==> flow/design.v <==
module MAC(  
  input         clock,  
  input  [7:0]  io_a,  
  input  [7:0]  io_b,  
  input  [15:0] io_c,  
  output [16:0] io_y  
);
  reg [7:0] rA;  
  reg [7:0] rB;  
  reg [15:0] rC;  
  wire [15:0] mult;  
  assign mult = $signed(rA) * $signed(rB);  
  assign io_y = $signed(rC) + $signed(mult);  
  always @(posedge clock) begin
    rA <= io_a;
    rB <= io_b;
    rC <= io_c;
  end
endmodule
module Adder(  
  input         clock,  
  input  [16:0] io_a,  
  input  [16:0] io_b,  
  output [17:0] io_y  
);
  reg [16:0] rA;  
  reg [16:0] rB;  
  assign io_y = $signed(rA) + $signed(rB);  
  always @(posedge clock) begin
    rA <= io_a;
    rB <= io_b;
  end
endmodule
module Adder_8(  
  input         clock,  
  input  [17:0] io_a,  
  input  [17:0] io_b,  
  output [18:0] io_y  
);
  reg [17:0] rA;  
  reg [17:0] rB;  
  assign io_y = $signed(rA) + $signed(rB);  
  always @(posedge clock) begin
    rA <= io_a;
    rB <= io_b;
  end
endmodule
module Adder_12(  
  input         clock,  
  input  [18:0] io_a,  
  input  [18:0] io_b,  
  output [19:0] io_y  
);
  reg [18:0] rA;  
  reg [18:0] rB;  
  assign io_y = $signed(rA) + $signed(rB);  
  always @(posedge clock) begin
    rA <= io_a;
    rB <= io_b;
  end
endmodule
module Adder_14(  
  input         clock,  
  input  [19:0] io_a,  
  input  [19:0] io_b,  
  output [20:0] io_y  
);
  reg [19:0] rA;  
  reg [19:0] rB;  
  assign io_y = $signed(rA) + $signed(rB);  
  always @(posedge clock) begin
    rA <= io_a;
    rB <= io_b;
  end
endmodule
module DotProduct(  
  input         clock,  
  input  [7:0]  io_a_0,
  input  [7:0]  io_a_1,
  input  [7:0]  io_a_2,
  input  [7:0]  io_a_3,
  input  [7:0]  io_a_4,
  input  [7:0]  io_a_5,
  input  [7:0]  io_a_6,
  input  [7:0]  io_a_7,
  input  [7:0]  io_a_8,
  input  [7:0]  io_a_9,
  input  [7:0]  io_a_10,
  input  [7:0]  io_a_11,
  input  [7:0]  io_a_12,
  input  [7:0]  io_a_13,
  input  [7:0]  io_a_14,
  input  [7:0]  io_a_15,
  input  [7:0]  io_b_0,  
  input  [7:0]  io_b_1,  
  input  [7:0]  io_b_2,  
  input  [7:0]  io_b_3,  
  input  [7:0]  io_b_4,  
  input  [7:0]  io_b_5,  
  input  [7:0]  io_b_6,  
  input  [7:0]  io_b_7,  
  input  [7:0]  io_b_8,  
  input  [7:0]  io_b_9,  
  input  [7:0]  io_b_10,  
  input  [7:0]  io_b_11,  
  input  [7:0]  io_b_12,  
  input  [7:0]  io_b_13,  
  input  [7:0]  io_b_14,  
  input  [7:0]  io_b_15,  
  output [20:0] io_y  
);
  wire  m_0_clock;  
  wire [7:0] m_0_io_a;  
  wire [7:0] m_0_io_b;  
  wire [15:0] m_0_io_c;  
  wire [16:0] m_0_io_y;  
  wire  m_1_clock;  
  wire [7:0] m_1_io_a;  
  wire [7:0] m_1_io_b;  
  wire [15:0] m_1_io_c;  
  wire [16:0] m_1_io_y;  
  wire  m_2_clock;  
  wire [7:0] m_2_io_a;  
  wire [7:0] m_2_io_b;  
  wire [15:0] m_2_io_c;  
  wire [16:0] m_2_io_y;  
  wire  m_3_clock;  
  wire [7:0] m_3_io_a;  
  wire [7:0] m_3_io_b;  
  wire [15:0] m_3_io_c;  
  wire [16:0] m_3_io_y;  
  wire  m_4_clock;  
  wire [7:0] m_4_io_a;  
  wire [7:0] m_4_io_b;  
  wire [15:0] m_4_io_c;  
  wire [16:0] m_4_io_y;  
  wire  m_5_clock;  
  wire [7:0] m_5_io_a;  
  wire [7:0] m_5_io_b;  
  wire [15:0] m_5_io_c;  
  wire [16:0] m_5_io_y;  
  wire  m_6_clock;  
  wire [7:0] m_6_io_a;  
  wire [7:0] m_6_io_b;  
  wire [15:0] m_6_io_c;  
  wire [16:0] m_6_io_y;  
  wire  m_7_clock;  
  wire [7:0] m_7_io_a;  
  wire [7:0] m_7_io_b;  
  wire [15:0] m_7_io_c;  
  wire [16:0] m_7_io_y;  
  wire  m_8_clock;  
  wire [7:0] m_8_io_a;  
  wire [7:0] m_8_io_b;  
  wire [15:0] m_8_io_c;  
  wire [16:0] m_8_io_y;  
  wire  m_9_clock;  
  wire [7:0] m_9_io_a;  
  wire [7:0] m_9_io_b;  
  wire [15:0] m_9_io_c;  
  wire [16:0] m_9_io_y;  
  wire  m_10_clock;  
  wire [7:0] m_10_io_a;  
  wire [7:0] m_10_io_b;  
  wire [15:0] m_10_io_c;  
  wire [16:0] m_10_io_y;  
  wire  m_11_clock;  
  wire [7:0] m_11_io_a;  
  wire [7:0] m_11_io_b;  
  wire [15:0] m_11_io_c;  
  wire [16:0] m_11_io_y;  
  wire  m_12_clock;  
  wire [7:0] m_12_io_a;  
  wire [7:0] m_12_io_b;  
  wire [15:0] m_12_io_c;  
  wire [16:0] m_12_io_y;  
  wire  m_13_clock;  
  wire [7:0] m_13_io_a;  
  wire [7:0] m_13_io_b;  
  wire [15:0] m_13_io_c;  
  wire [16:0] m_13_io_y;  
  wire  m_14_clock;  
  wire [7:0] m_14_io_a;  
  wire [7:0] m_14_io_b;  
  wire [15:0] m_14_io_c;  
  wire [16:0] m_14_io_y;  
  wire  m_15_clock;  
  wire [7:0] m_15_io_a;  
  wire [7:0] m_15_io_b;  
  wire [15:0] m_15_io_c;  
  wire [16:0] m_15_io_y;  
  wire  a_0_0_clock;  
  wire [16:0] a_0_0_io_a;  
  wire [16:0] a_0_0_io_b;  
  wire [17:0] a_0_0_io_y;  
  wire  a_0_1_clock;  
  wire [16:0] a_0_1_io_a;  
  wire [16:0] a_0_1_io_b;  
  wire [17:0] a_0_1_io_y;  
  wire  a_0_2_clock;  
  wire [16:0] a_0_2_io_a;  
  wire [16:0] a_0_2_io_b;  
  wire [17:0] a_0_2_io_y;  
  wire  a_0_3_clock;  
  wire [16:0] a_0_3_io_a;  
  wire [16:0] a_0_3_io_b;  
  wire [17:0] a_0_3_io_y;  
  wire  a_0_4_clock;  
  wire [16:0] a_0_4_io_a;  
  wire [16:0] a_0_4_io_b;  
  wire [17:0] a_0_4_io_y;  
  wire  a_0_5_clock;  
  wire [16:0] a_0_5_io_a;  
  wire [16:0] a_0_5_io_b;  
  wire [17:0] a_0_5_io_y;  
  wire  a_0_6_clock;  
  wire [16:0] a_0_6_io_a;  
  wire [16:0] a_0_6_io_b;  
  wire [17:0] a_0_6_io_y;  
  wire  a_0_7_clock;  
  wire [16:0] a_0_7_io_a;  
  wire [16:0] a_0_7_io_b;  
  wire [17:0] a_0_7_io_y;  
  wire  a_1_0_clock;  
  wire [17:0] a_1_0_io_a;  
  wire [17:0] a_1_0_io_b;  
  wire [18:0] a_1_0_io_y;  
  wire  a_1_1_clock;  
  wire [17:0] a_1_1_io_a;  
  wire [17:0] a_1_1_io_b;  
  wire [18:0] a_1_1_io_y;  
  wire  a_1_2_clock;  
  wire [17:0] a_1_2_io_a;  
  wire [17:0] a_1_2_io_b;  
  wire [18:0] a_1_2_io_y;  
  wire  a_1_3_clock;  
  wire [17:0] a_1_3_io_a;  
  wire [17:0] a_1_3_io_b;  
  wire [18:0] a_1_3_io_y;  
  wire  a_2_0_clock;  
  wire [18:0] a_2_0_io_a;  
  wire [18:0] a_2_0_io_b;  
  wire [19:0] a_2_0_io_y;  
  wire  a_2_1_clock;  
  wire [18:0] a_2_1_io_a;  
  wire [18:0] a_2_1_io_b;  
  wire [19:0] a_2_1_io_y;  
  wire  a_3_0_clock;  
  wire [19:0] a_3_0_io_a;  
  wire [19:0] a_3_0_io_b;  
  wire [20:0] a_3_0_io_y;  
  MAC m_0 (  
    .clock(m_0_clock),
    .io_a(m_0_io_a),
    .io_b(m_0_io_b),
    .io_c(m_0_io_c),
    .io_y(m_0_io_y)
  );
  MAC m_1 (  
    .clock(m_1_clock),
    .io_a(m_1_io_a),
    .io_b(m_1_io_b),
    .io_c(m_1_io_c),
    .io_y(m_1_io_y)
  );
  MAC m_2 (  
    .clock(m_2_clock),
    .io_a(m_2_io_a),
    .io_b(m_2_io_b),
    .io_c(m_2_io_c),
    .io_y(m_2_io_y)
  );
  MAC m_3 (  
    .clock(m_3_clock),
    .io_a(m_3_io_a),
    .io_b(m_3_io_b),
    .io_c(m_3_io_c),
    .io_y(m_3_io_y)
  );
  MAC m_4 (  
    .clock(m_4_clock),
    .io_a(m_4_io_a),
    .io_b(m_4_io_b),
    .io_c(m_4_io_c),
    .io_y(m_4_io_y)
  );
  MAC m_5 (  
    .clock(m_5_clock),
    .io_a(m_5_io_a),
    .io_b(m_5_io_b),
    .io_c(m_5_io_c),
    .io_y(m_5_io_y)
  );
  MAC m_6 (  
    .clock(m_6_clock),
    .io_a(m_6_io_a),
    .io_b(m_6_io_b),
    .io_c(m_6_io_c),
    .io_y(m_6_io_y)
  );
  MAC m_7 (  
    .clock(m_7_clock),
    .io_a(m_7_io_a),
    .io_b(m_7_io_b),
    .io_c(m_7_io_c),
    .io_y(m_7_io_y)
  );
  MAC m_8 (  
    .clock(m_8_clock),
    .io_a(m_8_io_a),
    .io_b(m_8_io_b),
    .io_c(m_8_io_c),
    .io_y(m_8_io_y)
  );
  MAC m_9 (  
    .clock(m_9_clock),
    .io_a(m_9_io_a),
    .io_b(m_9_io_b),
    .io_c(m_9_io_c),
    .io_y(m_9_io_y)
  );
  MAC m_10 (  
    .clock(m_10_clock),
    .io_a(m_10_io_a),
    .io_b(m_10_io_b),
    .io_c(m_10_io_c),
    .io_y(m_10_io_y)
  );
  MAC m_11 (  
    .clock(m_11_clock),
    .io_a(m_11_io_a),
    .io_b(m_11_io_b),
    .io_c(m_11_io_c),
    .io_y(m_11_io_y)
  );
  MAC m_12 (  
    .clock(m_12_clock),
    .io_a(m_12_io_a),
    .io_b(m_12_io_b),
    .io_c(m_12_io_c),
    .io_y(m_12_io_y)
  );
  MAC m_13 (  
    .clock(m_13_clock),
    .io_a(m_13_io_a),
    .io_b(m_13_io_b),
    .io_c(m_13_io_c),
    .io_y(m_13_io_y)
  );
  MAC m_14 (  
    .clock(m_14_clock),
    .io_a(m_14_io_a),
    .io_b(m_14_io_b),
    .io_c(m_14_io_c),
    .io_y(m_14_io_y)
  );
  MAC m_15 (  
    .clock(m_15_clock),
    .io_a(m_15_io_a),
    .io_b(m_15_io_b),
    .io_c(m_15_io_c),
    .io_y(m_15_io_y)
  );
  Adder a_0_0 (  
    .clock(a_0_0_clock),
    .io_a(a_0_0_io_a),
    .io_b(a_0_0_io_b),
    .io_y(a_0_0_io_y)
  );
  Adder a_0_1 (  
    .clock(a_0_1_clock),
    .io_a(a_0_1_io_a),
    .io_b(a_0_1_io_b),
    .io_y(a_0_1_io_y)
  );
  Adder a_0_2 (  
    .clock(a_0_2_clock),
    .io_a(a_0_2_io_a),
    .io_b(a_0_2_io_b),
    .io_y(a_0_2_io_y)
  );
  Adder a_0_3 (  
    .clock(a_0_3_clock),
    .io_a(a_0_3_io_a),
    .io_b(a_0_3_io_b),
    .io_y(a_0_3_io_y)
  );
  Adder a_0_4 (  
    .clock(a_0_4_clock),
    .io_a(a_0_4_io_a),
    .io_b(a_0_4_io_b),
    .io_y(a_0_4_io_y)
  );
  Adder a_0_5 (  
    .clock(a_0_5_clock),
    .io_a(a_0_5_io_a),
    .io_b(a_0_5_io_b),
    .io_y(a_0_5_io_y)
  );
  Adder a_0_6 (  
    .clock(a_0_6_clock),
    .io_a(a_0_6_io_a),
    .io_b(a_0_6_io_b),
    .io_y(a_0_6_io_y)
  );
  Adder a_0_7 (  
    .clock(a_0_7_clock),
    .io_a(a_0_7_io_a),
    .io_b(a_0_7_io_b),
    .io_y(a_0_7_io_y)
  );
  Adder_8 a_1_0 (  
    .clock(a_1_0_clock),
    .io_a(a_1_0_io_a),
    .io_b(a_1_0_io_b),
    .io_y(a_1_0_io_y)
  );
  Adder_8 a_1_1 (  
    .clock(a_1_1_clock),
    .io_a(a_1_1_io_a),
    .io_b(a_1_1_io_b),
    .io_y(a_1_1_io_y)
  );
  Adder_8 a_1_2 (  
    .clock(a_1_2_clock),
    .io_a(a_1_2_io_a),
    .io_b(a_1_2_io_b),
    .io_y(a_1_2_io_y)
  );
  Adder_8 a_1_3 (  
    .clock(a_1_3_clock),
    .io_a(a_1_3_io_a),
    .io_b(a_1_3_io_b),
    .io_y(a_1_3_io_y)
  );
  Adder_12 a_2_0 (  
    .clock(a_2_0_clock),
    .io_a(a_2_0_io_a),
    .io_b(a_2_0_io_b),
    .io_y(a_2_0_io_y)
  );
  Adder_12 a_2_1 (  
    .clock(a_2_1_clock),
    .io_a(a_2_1_io_a),
    .io_b(a_2_1_io_b),
    .io_y(a_2_1_io_y)
  );
  Adder_14 a_3_0 (  
    .clock(a_3_0_clock),
    .io_a(a_3_0_io_a),
    .io_b(a_3_0_io_b),
    .io_y(a_3_0_io_y)
  );
  assign io_y = a_3_0_io_y;  
  assign m_0_clock = clock;  
  assign m_0_io_a = io_a_0;  
  assign m_0_io_b = io_b_0;  
  assign m_0_io_c = 16'sh0;  
  assign m_1_clock = clock;  
  assign m_1_io_a = io_a_1;  
  assign m_1_io_b = io_b_1;  
  assign m_1_io_c = 16'sh0;  
  assign m_2_clock = clock;  
  assign m_2_io_a = io_a_2;  
  assign m_2_io_b = io_b_2;  
  assign m_2_io_c = 16'sh0;  
  assign m_3_clock = clock;  
  assign m_3_io_a = io_a_3;  
  assign m_3_io_b = io_b_3;  
  assign m_3_io_c = 16'sh0;  
  assign m_4_clock = clock;  
  assign m_4_io_a = io_a_4;  
  assign m_4_io_b = io_b_4;  
  assign m_4_io_c = 16'sh0;  
  assign m_5_clock = clock;  
  assign m_5_io_a = io_a_5;  
  assign m_5_io_b = io_b_5;  
  assign m_5_io_c = 16'sh0;  
  assign m_6_clock = clock;  
  assign m_6_io_a = io_a_6;  
  assign m_6_io_b = io_b_6;  
  assign m_6_io_c = 16'sh0;  
  assign m_7_clock = clock;  
  assign m_7_io_a = io_a_7;  
  assign m_7_io_b = io_b_7;  
  assign m_7_io_c = 16'sh0;  
  assign m_8_clock = clock;  
  assign m_8_io_a = io_a_8;  
  assign m_8_io_b = io_b_8;  
  assign m_8_io_c = 16'sh0;  
  assign m_9_clock = clock;  
  assign m_9_io_a = io_a_9;  
  assign m_9_io_b = io_b_9;  
  assign m_9_io_c = 16'sh0;  
  assign m_10_clock = clock;  
  assign m_10_io_a = io_a_10;  
  assign m_10_io_b = io_b_10;  
  assign m_10_io_c = 16'sh0;  
  assign m_11_clock = clock;  
  assign m_11_io_a = io_a_11;  
  assign m_11_io_b = io_b_11;  
  assign m_11_io_c = 16'sh0;  
  assign m_12_clock = clock;  
  assign m_12_io_a = io_a_12;  
  assign m_12_io_b = io_b_12;  
  assign m_12_io_c = 16'sh0;  
  assign m_13_clock = clock;  
  assign m_13_io_a = io_a_13;  
  assign m_13_io_b = io_b_13;  
  assign m_13_io_c = 16'sh0;  
  assign m_14_clock = clock;  
  assign m_14_io_a = io_a_14;  
  assign m_14_io_b = io_b_14;  
  assign m_14_io_c = 16'sh0;  
  assign m_15_clock = clock;  
  assign m_15_io_a = io_a_15;  
  assign m_15_io_b = io_b_15;  
  assign m_15_io_c = 16'sh0;  
  assign a_0_0_clock = clock;  
  assign a_0_0_io_a = m_0_io_y;  
  assign a_0_0_io_b = m_1_io_y;  
  assign a_0_1_clock = clock;  
  assign a_0_1_io_a = m_2_io_y;  
  assign a_0_1_io_b = m_3_io_y;  
  assign a_0_2_clock = clock;  
  assign a_0_2_io_a = m_4_io_y;  
  assign a_0_2_io_b = m_5_io_y;  
  assign a_0_3_clock = clock;  
  assign a_0_3_io_a = m_6_io_y;  
  assign a_0_3_io_b = m_7_io_y;  
  assign a_0_4_clock = clock;  
  assign a_0_4_io_a = m_8_io_y;  
  assign a_0_4_io_b = m_9_io_y;  
  assign a_0_5_clock = clock;  
  assign a_0_5_io_a = m_10_io_y;  
  assign a_0_5_io_b = m_11_io_y;  
  assign a_0_6_clock = clock;  
  assign a_0_6_io_a = m_12_io_y;  
  assign a_0_6_io_b = m_13_io_y;  
  assign a_0_7_clock = clock;  
  assign a_0_7_io_a = m_14_io_y;  
  assign a_0_7_io_b = m_15_io_y;  
  assign a_1_0_clock = clock;  
  assign a_1_0_io_a = a_0_0_io_y;  
  assign a_1_0_io_b = a_0_1_io_y;  
  assign a_1_1_clock = clock;  
  assign a_1_1_io_a = a_0_2_io_y;  
  assign a_1_1_io_b = a_0_3_io_y;  
  assign a_1_2_clock = clock;  
  assign a_1_2_io_a = a_0_4_io_y;  
  assign a_1_2_io_b = a_0_5_io_y;  
  assign a_1_3_clock = clock;  
  assign a_1_3_io_a = a_0_6_io_y;  
  assign a_1_3_io_b = a_0_7_io_y;  
  assign a_2_0_clock = clock;  
  assign a_2_0_io_a = a_1_0_io_y;  
  assign a_2_0_io_b = a_1_1_io_y;  
  assign a_2_1_clock = clock;  
  assign a_2_1_io_a = a_1_2_io_y;  
  assign a_2_1_io_b = a_1_3_io_y;  
  assign a_3_0_clock = clock;  
  assign a_3_0_io_a = a_2_0_io_y;  
  assign a_3_0_io_b = a_2_1_io_y;  
endmodule
# [Reports on DotProduct]
# Each step is given for the RTL above and for the edited RTL.
# "orig" refers to lines of the RTL above, "edited" to lines of the edited file.
# "change" is "edited" less "orig", of the values as shown.
# Operators carry their Yosys type and port widths (W data, S select, Z words).
# Library cell names are shortened.
# The mark - stands for no value.
[design] design="DotProduct" clk_port="clock" cell_library="sky130hd" corner="tt_025C_1v80"

# [Diff]
# Unified diff, file above to edited file.
# The edited RTL no longer does the same as the RTL above: the edit was made by script, with no optimisation intended.
# begin of diff
@@ -162,5 +162,5 @@
   wire  m_10_clock;  
   wire [7:0] m_10_io_a;  
-  wire [7:0] m_10_io_b;  
+  wire [3:0] m_10_io_b;  
   wire [15:0] m_10_io_c;  
   wire [16:0] m_10_io_y;  
# end of diff

# [Word-level counts]
# Counts by Yosys on the flattened word-level netlist (proc, flatten, opt, wreduce; memories kept). Register bits leave out memories and registers merged into their read ports (data or address); mux counts leave out enables and synchronous resets folded into registers. Print and check cells are left out. Cells with the same type and inputs are merged into one.
[op_classes] element="addsub" orig=15 edited=15 change=0
[op_classes] element="n_mul" orig=16 edited=16 change=0
[op_table] cell="$mul A8 B8 Y16" orig=16 edited=15 change=-1
[op_table] cell="$add A16 B16 Y17" orig=8 edited=7 change=-1
[op_table] cell="$add A13 B16 Y17" orig=0 edited=1 change=1
[op_table] cell="$mul A8 B5 Y13" orig=0 edited=1 change=1
# Unchanged operator kinds not shown: 3.
[word_totals] element="regBits" orig=758 edited=751 change=-7
[word_totals] element="output_inout_bits" orig=21 edited=21 change=0

# [Longest topological paths]
# Longest topological path by Yosys (ltp), each cell counted once; first at word level (registers and memories cut), then after technology mapping (sequential cells cut; the memories' decode and read muxes count).
[depth] element="word_depth" orig=1 edited=1 change=0
[depth] element="ABC_AREA" orig="0" edited="0"
[depth] element="depth_mapped" orig=17 edited=17 change=0
[depth] element="mapped_depth_nobuf" orig=17 edited=16 change=-1

# [After synthesis]
# The flow's flattened synthesis, as Yosys stat reports it; memories are mapped. The netlist is that of the ABC_AREA named above (0 if unset); the other value can give another one.
[mapped] element="cell_count" orig=6888 edited=6694 change=-194
[mapped] element="yosys_area_um2" orig=66322.4 edited=65281.4 change=-1041.0
[mapped] element="ff_cells" orig=758 edited=751 change=-7
[mapped] element="buffers" orig=6 edited=6 change=0
[by_type] cell="inv_1" orig=1447 edited=1361 change=-86
[by_type] cell="nor2_1" orig=273 edited=206 change=-67
[by_type] cell="o21ai_0" orig=163 edited=119 change=-44
[by_type] cell="fa_1" orig=895 edited=857 change=-38
[by_type] cell="xor2_1" orig=44 edited=74 change=30
[by_type] cell="and2_1" orig=686 edited=657 change=-29
[by_type] cell="xnor2_1" orig=366 edited=341 change=-25
[by_type] cell="or3_1" orig=20 edited=45 change=25
[by_type] cell="a21oi_1" orig=239 edited=222 change=-17
[by_type] cell="nor2b_1" orig=143 edited=126 change=-17
[by_type] cell="a211oi_1" orig=28 edited=45 change=17
[by_type] cell="nand2b_1" orig=82 edited=66 change=-16
[by_type] cell="a311oi_1" orig=4 edited=20 change=16
[by_type] cell="nand3_1" orig=62 edited=48 change=-14
[by_type] cell="a21boi_0" orig=22 edited=8 change=-14
[by_type] cell="nor4_1" orig=10 edited=23 change=13
[by_type] cell="o311a_1" orig=5 edited=18 change=13
[by_type] cell="a211o_1" orig=3 edited=15 change=12
# Unchanged cell types not shown: 6.
# The list need not be complete.
# The figures by module come from a second, unflattened synthesis with its own total; it is not the netlist above.
[unflattened] element="cells_unflattened" orig=8075 edited=8075 change=0
[unflattened] element="area_unflattened_um2" orig=83965.5 edited=83965.5 change=0.0
# Rows give one instance, submodules left out.
[modules_orig] module="MAC" instances=16 cells=349 mod_area_um2=3689.8 mod_seq_area_um2=640.6
[modules_orig] module="Adder" instances=8 cells=161 mod_area_um2=1600.3 mod_seq_area_um2=680.7
[modules_orig] module="Adder_8" instances=4 cells=159 mod_area_um2=1604.0 mod_seq_area_um2=720.7
[modules_orig] module="Adder_12" instances=2 cells=191 mod_area_um2=1899.3 mod_seq_area_um2=760.7
[modules_orig] module="Adder_14" instances=1 cells=184 mod_area_um2=1908.1 mod_seq_area_um2=800.8
[modules_orig] module="(no name shown)" instances=1 cells=1 mod_area_um2=3.8 mod_seq_area_um2=0.0
[modules_edited] module="MAC" instances=16 cells=349 mod_area_um2=3689.8 mod_seq_area_um2=640.6
[modules_edited] module="Adder" instances=8 cells=161 mod_area_um2=1600.3 mod_seq_area_um2=680.7
[modules_edited] module="Adder_8" instances=4 cells=159 mod_area_um2=1604.0 mod_seq_area_um2=720.7
[modules_edited] module="Adder_12" instances=2 cells=191 mod_area_um2=1899.3 mod_seq_area_um2=760.7
[modules_edited] module="Adder_14" instances=1 cells=184 mod_area_um2=1908.1 mod_seq_area_um2=800.8
[modules_edited] module="(no name shown)" instances=1 cells=1 mod_area_um2=3.8 mod_seq_area_um2=0.0

# [Worst setup path after synthesis]
# Source: OpenSTA report_checks on the synthesized netlist (no wires, ideal clock, input and output delay 20% of the period each), path of least setup slack; recovery checks are left aside. Register names are those of the netlist, which keeps one name where synthesis merged equal registers.
[synth_timing] element="kind" orig="reg2reg" edited="reg2reg"
[synth_timing] element="from" orig="reg m_0.rB[7]" edited="reg m_6.rA[6]"
[synth_timing] element="to" orig="reg a_0_0.rA[15]" edited="reg a_0_3.rA[15]"
[synth_timing] element="period_ns" orig=5.0 edited=5.0 change=0.0
[synth_timing] element="setup_ns" orig=0.120 edited=0.120 change=0.000
[synth_timing] element="launch_ns" orig=0.000 edited=0.000 change=0.000
[synth_timing] element="t_arrival_ns" orig=4.102 edited=4.001 change=-0.101
[synth_timing] element="path_slack_ns" orig=0.778 edited=0.879 change=0.101
[synth_timing] element="path_delay_ns" orig=4.222 edited=4.121 change=-0.101
[synth_timing] element="path_stages" orig=16 edited=17 change=1
[synth_timing] element="period_less_setup_slack_ns" orig=4.222 edited=4.121 change=-0.101
# "path_delay_ns" = arrival - input delay + setup time.
# "path_stages": output pins that drive a net of the path, with the launching flip-flop's if there is one; two outputs of one cell count as two.
# "period_less_setup_slack_ns" is the clock period less the worst setup slack; recovery checks do not enter. This is arithmetic on one report: input and output delays are still those of the set period (20% each).
# Between the ends stands the longest chain of elaborated cells between them, by number of cells; it is not shown to be the way that was timed. Of several equally long chains one is given.
# Each line given opens the expression or statement behind the cell; cells for indexed reads and writes are added by Yosys, which also makes memories of some case tables.
[synth_between_orig] cell_sequence="dfxtp_1 > clkinv_1 > fa_1 > fa_1 > inv_1 > fa_1 > inv_1 > fa_1 > inv_1 > ha_1 > o21a_1 > nor2_1 > nor3_1 > a2111oi_0 > a21oi_1 > xnor2_1" elab_chain_len=1
[synth_lines_orig] element="from (decl)" line=9 text="reg [7:0] rB;"
[synth_lines_orig] element="from (assign)" line=16 text="rB <= io_b;"
[synth_lines_orig] element="$mul A8 B8 Y16" line=12 text="assign mult = $signed(rA) * $signed(rB);"
[synth_lines_orig] element="to (assign)" line=30 text="rA <= io_a;"
[synth_lines_orig] element="to (decl)" line=26 text="reg [16:0] rA;"
[synth_between_edited] cell_sequence="dfxtp_1 > and2_1 > fa_1 > inv_1 > fa_1 > inv_1 > fa_1 > inv_1 > fa_1 > inv_1 > ha_1 > o21ai_0 > o21bai_1 > or3_1 > a311oi_1 > a21oi_1 > xnor2_1" elab_chain_len=1
[synth_lines_edited] element="from (decl)" line=8 text="reg [7:0] rA;"
[synth_lines_edited] element="from (assign)" line=15 text="rA <= io_a;"
[synth_lines_edited] element="$mul A8 B8 Y16" line=12 text="assign mult = $signed(rA) * $signed(rB);"
[synth_lines_edited] element="to (assign)" line=30 text="rA <= io_a;"
[synth_lines_edited] element="to (decl)" line=26 text="reg [16:0] rA;"

# [Timing after layout]
# Path of least setup slack in the final report of the runs of pair A (OpenROAD, finished layout, wires in). Where an end is a register, its clock arrival counts in the times.
[layout_timing] element="kind" orig="reg2out" edited="reg2reg"
[layout_timing] element="from" orig="reg a_3_0.rB[0]" edited="reg m_6.rB[2]"
[layout_timing] element="to" orig="out io_y[10]" edited="reg a_0_3.rA[15]"
[layout_timing] element="period_ns" orig=4.77 edited=4.77 change=0.00
[layout_timing] element="setup_ns" edited=0.12
[layout_timing] element="launch_ns" orig=0.71 edited=0.71 change=0.00
[layout_timing] element="t_arrival_ns" orig=3.63 edited=5.06 change=1.43
[layout_timing] element="path_slack_ns" orig=0.19 edited=0.29 change=0.10
[layout_timing] element="path_stages" orig=10 edited=17 change=7
# Between the ends stands the longest chain of elaborated cells between them, by number of cells; it is not shown to be the way that was timed. Of several equally long chains one is given.
[layout_between_orig] cell_sequence="dfxtp_1 > ha_1 > inv_1 > fa_1 > nor2b_1 > o21ai_0 > a21boi_2 > o221ai_2 > xnor2_1 > clkdlybuf4s50_1" elab_chain_len=1
[layout_lines_orig] element="from (decl)" line=69 text="reg [19:0] rB;"
[layout_lines_orig] element="from (assign)" line=73 text="rB <= io_b;"
[layout_lines_orig] element="$add A19 B19 Y20" line=70 text="assign io_y = $signed(rA) + $signed(rB);"
[layout_lines_orig] element="to (decl)" line=110 text="output [20:0] io_y"
[layout_between_edited] cell_sequence="dfxtp_1 > and2_1 > fa_1 > inv_1 > fa_1 > inv_1 > fa_1 > inv_1 > fa_1 > inv_1 > ha_1 > o21ai_0 > o21bai_1 > or3_1 > a311oi_2 > a21oi_1 > xnor2_1" elab_chain_len=1
[layout_lines_edited] element="from (decl)" line=9 text="reg [7:0] rB;"
[layout_lines_edited] element="from (assign)" line=16 text="rB <= io_b;"
[layout_lines_edited] element="$mul A8 B8 Y16" line=12 text="assign mult = $signed(rA) * $signed(rB);"
[layout_lines_edited] element="to (assign)" line=30 text="rA <= io_a;"
[layout_lines_edited] element="to (decl)" line=26 text="reg [16:0] rA;"

# [Layout results]
# Runs of the flow (Yosys, OpenROAD) on both versions; the two runs of a pair have the same settings. The constraints put input and output delay at 20% of the set period each and load the outputs with 0.01 pF.
[flow_settings_pair_A] CORE_UTILIZATION=40 period_ns=4.77 CAP_MARGIN=20 CORE_MARGIN=2 SLEW_MARGIN=20
[results_pair_A] element="synthArea_um2" orig=66322.4 edited=65281.4 change=-1041.0
[results_pair_A] element="die_area_um2" orig=169077.0 edited=166452.0 change=-2625.0
[results_pair_A] element="post_route_stdcell_area_um2" orig=75262.2 edited=74291.3 change=-970.9
[results_pair_A] element="post_route_util_pct" orig=45.7 edited=45.7 change=0.0
[results_pair_A] element="final_setup_ws_ns" orig=0.187 edited=0.291 change=0.104
[results_pair_A] element="final_setup_tns_ns" orig=0.000 edited=0.000 change=0.000
[results_pair_A] element="hold_worst_slack_ns" orig=0.461 edited=0.442 change=-0.019
[results_pair_A] element="fin_power_mw" orig=51.792 edited=51.576 change=-0.216
[results_pair_A] element="timing.achieved_period_ns" orig=4.583 edited=4.479 change=-0.104
[flow_settings_pair_B] CELL_PAD_IN_SITES_DETAIL_PLACEMENT=0 CORE_ASPECT_RATIO=0.93 CORE_UTILIZATION=63 CTS_CLUSTER_DIAMETER=375 MAX_ROUTING_LAYER="met4" MIN_ROUTING_LAYER="met1" PLACE_DENSITY_LB_ADDON=0.24 SETUP_SLACK_MARGIN=2.04 TNS_END_PERCENT=40 period_ns=7.03 CAP_MARGIN=20 CORE_MARGIN=2 SLEW_MARGIN=20
[results_pair_B] element="synthArea_um2" orig=66322.4 edited=65281.4 change=-1041.0
[results_pair_B] element="die_area_um2" orig=107887.0 edited=106213.0 change=-1674.0
[results_pair_B] element="post_route_stdcell_area_um2" orig=73998.5 edited=72741.0 change=-1257.5
[results_pair_B] element="post_route_util_pct" orig=71.1 edited=71.1 change=0.0
[results_pair_B] element="final_setup_ws_ns" orig=2.172 edited=2.029 change=-0.143
[results_pair_B] element="final_setup_tns_ns" orig=0.000 edited=0.000 change=0.000
[results_pair_B] element="hold_worst_slack_ns" orig=0.453 edited=0.438 change=-0.015
[results_pair_B] element="fin_power_mw" orig=34.848 edited=34.681 change=-0.167
[results_pair_B] element="timing.achieved_period_ns" orig=4.858 edited=5.001 change=0.143
# "timing.achieved_period_ns" is the run's clock period less its worst setup slack. It is reckoned from that one timing run; input and output delays stay at 20% of the period that was set.
# "fin_power_mw" is the tool's figure for a default switching activity; nothing was simulated.
